==> flow/design.v <==
module Mips_Processor (
    input             clk,
    input             rst,
    output     [15:0] mem_addr,
    output            mem_wr,
    output     [15:0] mem_wdata,
    input      [15:0] mem_rdata,
    output reg        wb_we,
    output reg [3:0]  wb_rd,
    output reg [15:0] wb_data
);
    localparam OP_ADD  = 4'd0,  OP_ADDM = 4'd1,  OP_SUB = 4'd2,  OP_ADDI = 4'd3;
    localparam OP_MUL  = 4'd4,  OP_AND  = 4'd5,  OP_SHL = 4'd6,  OP_LW   = 4'd7;
    localparam OP_LWI  = 4'd8,  OP_SW   = 4'd9,  OP_SWI = 4'd10, OP_CLR  = 4'd11;
    localparam OP_LI   = 4'd12, OP_CMP  = 4'd13, OP_BNE = 4'd14, OP_J    = 4'd15;
    reg  [15:0] pc;
    reg         ifid_valid;
    reg  [15:0] ifid_instr, ifid_pcp2;
    reg         idex_valid;
    reg  [3:0]  idex_op, idex_r1, idex_r2;
    reg  [15:0] idex_v1, idex_v2, idex_imm;
    reg         exmem_valid;
    reg  [3:0]  exmem_op, exmem_rd;
    reg  [15:0] exmem_res, exmem_s;
    reg         exmem_phase;
    reg  [15:0] sr, hi, lo;
    reg  [15:0] rf [0:15];
    function writes_reg(input [3:0] op);
        writes_reg = (op == OP_ADD) || (op == OP_ADDM) || (op == OP_SUB) || (op == OP_ADDI) ||
                     (op == OP_AND) || (op == OP_SHL) || (op == OP_LW) || (op == OP_LWI) ||
                     (op == OP_CLR) || (op == OP_LI);
    endfunction
    function uses_ba(input [3:0] op);
        uses_ba = (op == OP_ADDM) || (op == OP_LW) || (op == OP_LWI) || (op == OP_SW) || (op == OP_SWI);
    endfunction
    function uses_mem(input [3:0] op);
        uses_mem = uses_ba(op);
    endfunction
    function is_load(input [3:0] op);
        is_load = (op == OP_ADDM) || (op == OP_LW) || (op == OP_LWI);
    endfunction
    function b_is_reg(input [3:0] op);
        b_is_reg = (op == OP_ADD) || (op == OP_SUB) || (op == OP_MUL) || (op == OP_AND) || (op == OP_CMP);
    endfunction
    function b_shifted(input [3:0] op);
        b_shifted = (op == OP_ADDM) || (op == OP_LW) || (op == OP_LI);
    endfunction
    function real_rd(input [3:0] r);
        real_rd = (r != 4'd0) && (r != 4'd9) && (r != 4'd12) && (r != 4'd13);
    endfunction
    wire mem_port   = exmem_valid && uses_mem(exmem_op);
    wire two_phase  = (exmem_op == OP_LWI) || (exmem_op == OP_SWI);
    wire stall_mem  = exmem_valid && two_phase && !exmem_phase;
    wire [15:0] data_addr = exmem_res;
    assign mem_addr  = mem_port ? data_addr : pc;
    assign mem_wr    = exmem_valid && ((exmem_op == OP_SW) || (exmem_op == OP_SWI && exmem_phase));
    assign mem_wdata = exmem_s;
    reg [15:0] mem_result;
    always @* begin
        case (exmem_op)
            OP_ADDM:       mem_result = exmem_s + mem_rdata;
            OP_LW, OP_LWI: mem_result = mem_rdata;
            default:       mem_result = exmem_res;
        endcase
    end
    wire mem_we       = exmem_valid && writes_reg(exmem_op) && !stall_mem;
    wire mem_fwd_ok   = exmem_valid && writes_reg(exmem_op) && !is_load(exmem_op) && real_rd(exmem_rd);
    wire wb_real      = wb_we && real_rd(wb_rd);
    function [15:0] fwd(input [3:0] r, input [15:0] v);
        if (mem_fwd_ok && exmem_rd == r)
            fwd = exmem_res;
        else if (wb_real && wb_rd == r)
            fwd = wb_data;
        else
            fwd = v;
    endfunction
    wire [15:0] f1 = fwd(idex_r1, idex_v1);
    wire [15:0] f2 = fwd(idex_r2, idex_v2);
    wire [15:0] ex_a = uses_ba(idex_op) ? f2 : f1;
    wire [15:0] ex_b = b_is_reg(idex_op) ? f2 : idex_imm;
    wire [16:0] ex_diff = {1'b0, ex_a} + {1'b0, ~ex_b} + 17'd1;
    wire        ex_eq   = (ex_a == ex_b);
    wire [31:0] ex_prod = ex_a * ex_b;
    wire [15:0] ex_shl  = (ex_b[15:4] != 12'd0) ? 16'd0 : (ex_a << ex_b[3:0]);
    reg [15:0] ex_res;
    always @* begin
        case (idex_op)
            OP_SUB:  ex_res = ex_diff[15:0];
            OP_AND:  ex_res = ex_a & ex_b;
            OP_SHL:  ex_res = ex_shl;
            OP_CLR:  ex_res = 16'd0;
            OP_LI:   ex_res = ex_b;
            default: ex_res = ex_a + ex_b;
        endcase
    end
    wire [15:0] ex_sr = {ex_eq, ex_diff[15], ex_diff[16],
                         (ex_a[15] != ex_b[15]) && (ex_diff[15] != ex_a[15]), 12'd0};
    wire [3:0]  id_op = ifid_instr[15:12];
    wire [3:0]  id_r1 = ifid_instr[11:8];
    wire [3:0]  id_r2 = uses_ba(id_op) ? 4'd10 : ifid_instr[7:4];
    wire [15:0] id_sx = {{8{ifid_instr[7]}}, ifid_instr[7:0]};
    wire [15:0] id_imm = b_shifted(id_op) ? {id_sx[14:0], 1'b0} : id_sx;
    function [15:0] rd_reg(input [3:0] r);
        if (r == 4'd0)
            rd_reg = 16'd0;
        else if (r == 4'd9)
            rd_reg = sr;
        else if (r == 4'd12)
            rd_reg = hi;
        else if (r == 4'd13)
            rd_reg = lo;
        else if (wb_real && wb_rd == r)
            rd_reg = wb_data;
        else
            rd_reg = rf[r];
    endfunction
    wire id_reads1 = ifid_valid && (id_op != OP_LI) && (id_op != OP_CLR) && (id_op != OP_BNE) &&
                     (id_op != OP_J) && (!uses_ba(id_op) || id_op == OP_ADDM || id_op == OP_SW || id_op == OP_SWI);
    wire id_reads2 = ifid_valid && (b_is_reg(id_op) || uses_ba(id_op));
    wire ex_load   = idex_valid && writes_reg(idex_op) && is_load(idex_op);
    wire load_use  = ex_load && ((id_reads1 && id_r1 == idex_r1) || (id_reads2 && id_r2 == idex_r1));
    function spec_hit(input [3:0] r);
        spec_hit = idex_valid && (((idex_op == OP_CMP) && r == 4'd9) ||
                                  ((idex_op == OP_MUL) && (r == 4'd12 || r == 4'd13)));
    endfunction
    wire spec_use  = (id_reads1 && spec_hit(id_r1)) || (id_reads2 && spec_hit(id_r2));
    wire stall_id  = load_use || spec_use;
    wire id_go     = ifid_valid && !stall_mem && !stall_id;
    wire ex_cmp    = idex_valid && (idex_op == OP_CMP);
    wire br_taken  = ifid_valid && (id_op == OP_BNE) && (ex_cmp ? !ex_eq : !sr[15]);
    wire redirect  = id_go && (br_taken || id_op == OP_J);
    wire [15:0] br_target = ifid_pcp2 + {id_sx[14:0], 1'b0};
    wire [15:0] j_target  = {ifid_pcp2[15:13], ifid_instr[11:0], 1'b0};
    wire fetch    = !mem_port;                  
    wire if_hold  = stall_mem || (ifid_valid && stall_id);
    wire [15:0] pcp2 = pc + 16'd2;
    integer i;
    always @(posedge clk) begin
        if (rst) begin
            pc <= 16'd0;
            ifid_valid <= 1'b0;
            idex_valid <= 1'b0;
            exmem_valid <= 1'b0;
            exmem_phase <= 1'b0;
            wb_we <= 1'b0;
            sr <= 16'd0;
            hi <= 16'd0;
            lo <= 16'd0;
            for (i = 0; i < 16; i = i + 1)
                rf[i] <= 16'd0;
        end else begin
            if (wb_real)
                rf[wb_rd] <= wb_data;
            wb_we   <= mem_we;
            wb_rd   <= exmem_rd;
            wb_data <= mem_result;
            if (stall_mem) begin
                exmem_phase <= 1'b1;
                exmem_res   <= mem_rdata;
                idex_v1     <= f1;
                idex_v2     <= f2;
            end else begin
                exmem_valid <= idex_valid && (idex_op != OP_BNE) && (idex_op != OP_J);
                exmem_op    <= idex_op;
                exmem_rd    <= idex_r1;
                exmem_res   <= ex_res;
                exmem_s     <= f1;
                exmem_phase <= 1'b0;
                if (idex_valid && idex_op == OP_CMP)
                    sr <= ex_sr;
                if (idex_valid && idex_op == OP_MUL) begin
                    hi <= ex_prod[31:16];
                    lo <= ex_prod[15:0];
                end
                idex_valid <= id_go;
                idex_op    <= id_op;
                idex_r1    <= id_r1;
                idex_r2    <= id_r2;
                idex_v1    <= rd_reg(id_r1);
                idex_v2    <= rd_reg(id_r2);
                idex_imm   <= id_imm;
            end
            if (redirect) begin
                pc <= (id_op == OP_J) ? j_target : br_target;
                ifid_valid <= 1'b0;
            end else if (!if_hold) begin
                if (fetch) begin
                    pc <= pcp2;
                    ifid_valid <= 1'b1;
                    ifid_instr <= mem_rdata;
                    ifid_pcp2  <= pcp2;
                end else begin
                    ifid_valid <= 1'b0;
                end
            end
        end
    end
endmodule
Reports on Mips_Processor. The steps from the RTL of Mips_Processor to its reports follow in flow order. Line numbers count from 1 in the design file above. Library cell names are shortened. Not given: -

Design top: Mips_Processor. Clock: clk. Standard-cell library: sky130hd. Timing corner: tt_025C_1v80.

After elaboration. Source: Yosys, flattened and elaborated, memories not mapped. Widths are those after wreduce. Print and check cells do not count. Equal cells are merged and count once. Yosys's memory passes give these memory sizes; they may raise the number of words (mostly to a power of two), join words into wider ones and drop unused or constant bits.

The entry for add/subtract/negate cells reads 6. Under multipliers stands 1. Under equality and inequality tests stands 67. The entry for shifts and indexed selects reads 1. Muxes and demuxes: 40. The figure for bitwise operators is 7. Reduce/logical cells: 128.

Operator list (count): 16-bit by 16-bit multiplier with 32-bit output (1); 16-bit two-way mux (27); 4-bit == test (second input constant) (24); 16-bit case mux with 5-bit select (1); 1-bit logical OR (54); 1-bit logical AND (52); 16-bit adder (3); 4-bit != test (second input constant) (12); 4-bit by 3-bit == test with 1-bit output (second input constant) (10); 4-bit == test (8); 16-bit case mux with 2-bit select (1); 4-bit by 2-bit == test with 1-bit output (second input constant) (5); 4-bit zero test (5); 16-bit by 16-bit adder with 17-bit output (1); 17-bit by 1-bit adder with 17-bit output (second input constant) (1); 16-bit == test (1); 16-bit bitwise AND (1); 16-bit by 2-bit adder with 16-bit output (second input constant) (1); 16-bit by 4-bit left shift with 16-bit output (1); 16-bit NOT (1); 4-bit two-way mux (4); 12-bit nonzero test (1); 4-bit by 1-bit == test with 1-bit output (second input constant) (3); 2-bit AND reduction (4); 4-bit nonzero test (2); 8-bit two-way mux (1); 1-bit zero test (7); 1-bit two-way mux (6).

Other operator kinds: 6; their cells: 12.

The entry for flip-flop bits (word level) reads 202. The figure for memory bits (writable) is 256. For memory cells the number is 1. Output and inout bits: 54. Cells after elaboration: 275.

Memories: rf (words 16, bits a word 16, line 27) `reg  [15:0] rf [0:15];`.

Logic depth. Depth = most cells in a row (Yosys ltp): at word level without a register or memory, in the mapped netlist without a sequential cell, where the memories' decode and read muxes count.

Under word-level depth stands 25. The figure for ABC_AREA is 0. For gate-level depth with buffers the number is 37. Gate-level depth less buffers: 31.

Synthesis result. Yosys stat after the flow's synthesis: flattened, memories mapped to cells. It holds for the ABC_AREA given above (unset counts as 0); a run with the other value may have another netlist.

Cell types: edfxtp_1 (count 401, area in all 1.2E+04 um^2); fa_1 (count 198, area in all 3.96E+03 um^2); ha_1 (count 167, area in all 2.09E+03 um^2); mux4_2 (count 80, area in all 1.8E+03 um^2); nand2_1 (count 404, area in all 1.52E+03 um^2); and2_1 (count 202, area in all 1.26E+03 um^2); dfxtp_1 (count 61, area in all 1.22E+03 um^2); nor2_1 (count 284, area in all 1.07E+03 um^2); inv_1 (count 280, area in all 1.05E+03 um^2); a21oi_1 (count 170, area in all 850.816 um^2); mux2i_1 (count 82, area in all 820.787 um^2); xnor2_1 (count 85, area in all 744.464 um^2); clkbuf_1 (count 195, area in all 731.952 um^2); a211oi_1 (count 87, area in all 653.126 um^2); o21ai_0 (count 124, area in all 620.595 um^2); nand3_1 (count 92, area in all 460.442 um^2); mux2_2 (count 38, area in all 427.91 um^2); nor2b_1 (count 53, area in all 331.568 um^2).

Not listed: further types 70, cells in them 661.

Under standard cells after synthesis stands 3664. The figure for chip area (Yosys) is 0.0364562 mm^2. Under sequential area stands 0.0132627 mm^2. Under flip-flop cells stands 462.

Timing after synthesis. Source: OpenSTA report_checks on the synthesized netlist (no wires, ideal clock, input and output delay 20% of the period each), path of least setup slack; recovery checks are left aside. Register names are those of the netlist, which keeps one name where synthesis merged equal registers.

Kind: reg-to-reg. From: register exmem_op[1]. To: register hi[15]. Under clock period stands 11.0 ns. The figure for time at the first pin is 0.000 ns. For arrival the number is 8.620 ns. The figure for data required time is 10.857 ns. Under path slack stands 2.237 ns. The figure for delay of the path is 8.763 ns. Stages: 33. Synthesis period reached: 8.763 ns.

"delay of the path" is the arrival time less input delay plus setup time. "stages" counts driving pins, that of a launching flip-flop among them; a cell with two outputs on the path counts twice. "synthesis period reached" = period - worst setup slack (recovery checks aside). The figure is calculated, with input and output delays left at 20% of the set period. Between the ends stands the longest chain of elaborated cells between them, by number of cells; it is not shown to be the way that was timed. Of several equally long chains one is given. A line is the first line of the expression or statement that the cell stems from. Yosys adds cells for indexed reads and writes and turns some case tables into memories.

Cell sequence: edfxtp_1 and4b_4 nor3_4 or4b_1 buf_2 buf_2 buf_2 buf_2 or2_2 a31oi_1 clkbuf_1 nor2_1 fa_1 inv_1 fa_1 fa_1 inv_1 fa_1 fa_1 inv_1 fa_1 inv_1 ha_1 a21o_1 a21o_1 a221oi_1 a31oi_1 a31o_2 a31oi_1 o211ai_1 a32oi_1 a221o_1 a41oi_1. The entry for cells in the longest elaborated chain reads 17. For elaborated cells on any way between the ends the number is 38. Classes of those cells: mul (1); eq/ne (10); mux (4); logic (1); reduce/logical (22).

Ends and longest elaborated chain, after synthesis: from (decl) (line 23) `reg  [3:0]  exmem_op, exmem_rd;`; from (assign) (line 164) `exmem_op    <= idex_op;`; 4-bit zero test (line 29) `writes_reg = (op == OP_ADD) || (op == OP_ADDM) || (op == OP_SUB) || (op == OP_ADDI) ||`; 1-bit logical OR (9 in a row) (line 29); 1-bit logical AND (3 in a row) (line 67) `wire mem_fwd_ok   = exmem_valid && writes_reg(exmem_op) && !is_load(exmem_op) && real_rd(exmem_rd);`; 1-bit logical AND (line 70) `if (mem_fwd_ok && exmem_rd == r)`; 16-bit two-way mux (line 70); 16-bit two-way mux (line 79) `wire [15:0] ex_a = uses_ba(idex_op) ? f2 : f1;`; 16-bit by 16-bit multiplier with 32-bit output (line 83) `wire [31:0] ex_prod = ex_a * ex_b;`; to (assign) (line 147) `hi <= 16'd0;`; to (assign) (line 172) `hi <= ex_prod[31:16];`; to (decl) (line 26) `reg  [15:0] sr, hi, lo;`.

Timing after layout. Path of least setup slack in the final report of flow run 1 (OpenROAD, finished layout, wires in). Where an end is a register, its clock arrival counts in the times.

Kind: reg-to-reg. From: register exmem_op[1]. To: register hi[15]. Under clock period stands 10.4 ns. The figure for time at the first pin is 0.61 ns. For arrival the number is 10.22 ns. The figure for data required time is 10.85 ns. Under path slack stands 0.63 ns. Stages: 28.

Between the ends stands the longest chain of elaborated cells between them, by number of cells; it is not shown to be the way that was timed. Of several equally long chains one is given.

Cell sequence: edfxtp_1 and4b_4 nor3_4 or4b_1 buf_4 a31oi_1 mux2_2 nand2_1 fa_1 fa_1 fa_1 fa_1 inv_1 fa_1 inv_1 fa_1 inv_1 ha_1 nand2_1 o21ai_0 a221oi_1 a31oi_1 a31o_2 a31oi_1 o211ai_1 a32oi_1 a221o_1 a41oi_1. The entry for cells in the longest elaborated chain reads 17. For elaborated cells on any way between the ends the number is 38. Classes of those cells: mul (1); eq/ne (10); mux (4); logic (1); reduce/logical (22).

Ends and longest elaborated chain, after layout: from (decl) (line 23) `reg  [3:0]  exmem_op, exmem_rd;`; from (assign) (line 164) `exmem_op    <= idex_op;`; 4-bit zero test (line 29) `writes_reg = (op == OP_ADD) || (op == OP_ADDM) || (op == OP_SUB) || (op == OP_ADDI) ||`; 1-bit logical OR (9 in a row) (line 29); 1-bit logical AND (3 in a row) (line 67) `wire mem_fwd_ok   = exmem_valid && writes_reg(exmem_op) && !is_load(exmem_op) && real_rd(exmem_rd);`; 1-bit logical AND (line 70) `if (mem_fwd_ok && exmem_rd == r)`; 16-bit two-way mux (line 70); 16-bit two-way mux (line 79) `wire [15:0] ex_a = uses_ba(idex_op) ? f2 : f1;`; 16-bit by 16-bit multiplier with 32-bit output (line 83) `wire [31:0] ex_prod = ex_a * ex_b;`; to (assign) (line 147) `hi <= 16'd0;`; to (assign) (line 172) `hi <= ex_prod[31:16];`; to (decl) (line 26) `reg  [15:0] sr, hi, lo;`.

FLOW RESULTS
============

Top module Mips_Processor; platform sky130hd; tools Yosys and OpenROAD; 3 stored runs in no particular order. Input and output delays are each 20% of the period that was set; the output load is 0.01 pF. "allowed time less slack (worst setup path)": the worst setup path's part of the clock period (all of it between registers, 20% less for each end at a port) less its slack. A launch clock that arrives late makes it longer, a capture clock that arrives late makes it shorter.

Files of flow run 1:
==> flow/run.sh <==
#!/bin/bash
# the make line also repeats the synthesis and layout settings of config.mk as NAME=value (left out here)
make -C /OpenROAD-flow-scripts/flow DESIGN_CONFIG=/design/flow/config.mk WORK_HOME=/design/flow/orfs CLKGATE_MAP_FILE= finish
==> flow/config.mk <==
export PLATFORM = sky130hd
export DESIGN_NAME = Mips_Processor
export DESIGN_NICKNAME = Mips_Processor
export VERILOG_FILES = /design/flow/design.v
export SDC_FILE = /design/flow/constraint.sdc
export NUM_CORES = 4
export LEC_CHECK = 0
export CAP_MARGIN = 20
export CORE_MARGIN = 2
export CORE_UTILIZATION = 43
export PLACE_DENSITY = 0.6
export SLEW_MARGIN = 20
==> flow/constraint.sdc <==
create_clock -name core_clock -period 10.4 [get_ports {clk}]
set_input_delay 2.0800 -clock core_clock [delete_from_list [all_inputs] [get_ports {clk}]]
set_output_delay 2.0800 -clock core_clock [all_outputs]
set_load 0.01 [all_outputs]

Results of flow run 1. The standard-cell area after routing is 0.0407816 mm^2. For the allowed time less slack (worst setup path) the run shows 9.77 ns. Worst path kind: reg-to-reg. For the mapped cell area after synthesis the run shows 0.0364562 mm^2. The setup TNS reads 0.000 ns. The worst setup slack after layout reads 0.634 ns. The die size reads 0.0871283 mm^2. The final worst hold slack is 0.478 ns. The final utilization is 48.7 %.

Files of flow run 2:
==> flow/run.sh <==
#!/bin/bash
# the make line also repeats the synthesis and layout settings of config.mk as NAME=value (left out here)
make -C /OpenROAD-flow-scripts/flow DESIGN_CONFIG=/design/flow/config.mk WORK_HOME=/design/flow/orfs CLKGATE_MAP_FILE= finish
==> flow/config.mk <==
export PLATFORM = sky130hd
export DESIGN_NAME = Mips_Processor
export DESIGN_NICKNAME = Mips_Processor
export VERILOG_FILES = /design/flow/design.v
export SDC_FILE = /design/flow/constraint.sdc
export NUM_CORES = 4
export LEC_CHECK = 0
export CAP_MARGIN = 20
export CORE_MARGIN = 3
export CORE_UTILIZATION = 40
export GPL_ROUTABILITY_DRIVEN = 0
export GPL_TIMING_DRIVEN = 0
export SLEW_MARGIN = 20
==> flow/constraint.sdc <==
create_clock -name core_clock -period 11.0 [get_ports {clk}]
set_input_delay 2.2000 -clock core_clock [delete_from_list [all_inputs] [get_ports {clk}]]
set_output_delay 2.2000 -clock core_clock [all_outputs]
set_load 0.01 [all_outputs]

Results of flow run 2. The final utilization is 45.3 %. For the mapped cell area after synthesis the run shows 0.0364562 mm^2. For the allowed time less slack (worst setup path) the run shows 10.61 ns. Worst path kind: reg-to-reg. The setup TNS reads 0.000 ns. The die size reads 0.0947993 mm^2. The final worst hold slack is 0.447 ns. The standard-cell area after routing is 0.0408742 mm^2. The worst setup slack after layout reads 0.393 ns.

Files of flow run 3:
==> flow/run.sh <==
#!/bin/bash
# the make line also repeats the synthesis and layout settings of config.mk as NAME=value (left out here)
make -C /OpenROAD-flow-scripts/flow DESIGN_CONFIG=/design/flow/config.mk WORK_HOME=/design/flow/orfs CLKGATE_MAP_FILE= finish
==> flow/config.mk <==
export PLATFORM = sky130hd
export DESIGN_NAME = Mips_Processor
export DESIGN_NICKNAME = Mips_Processor
export VERILOG_FILES = /design/flow/design.v
export SDC_FILE = /design/flow/constraint.sdc
export NUM_CORES = 4
export LEC_CHECK = 0
export CAP_MARGIN = 20
export CORE_ASPECT_RATIO = 1.04
export CORE_MARGIN = 2
export CORE_UTILIZATION = 70
export CTS_CLUSTER_DIAMETER = 342
export CTS_CLUSTER_SIZE = 24
export GPL_ROUTABILITY_DRIVEN = 1
export GPL_TIMING_DRIVEN = 1
export PLACE_DENSITY = 0.65
export SETUP_SLACK_MARGIN = 0.05
export SLEW_MARGIN = 25
export TNS_END_PERCENT = 100
==> flow/constraint.sdc <==
create_clock -name core_clock -period 6.23 [get_ports {clk}]
set_input_delay 1.2460 -clock core_clock [delete_from_list [all_inputs] [get_ports {clk}]]
set_output_delay 1.2460 -clock core_clock [all_outputs]
set_load 0.01 [all_outputs]

Results of flow run 3. The standard-cell area after routing is 0.0437933 mm^2. For the allowed time less slack (worst setup path) the run shows 8.34 ns. Worst path kind: reg-to-reg. For the mapped cell area after synthesis the run shows 0.0364562 mm^2. The setup TNS reads -38.565 ns. The worst setup slack after layout reads -2.112 ns. The final worst hold slack is 0.490 ns. The final utilization is 84.9 %. The die size reads 0.0539224 mm^2.
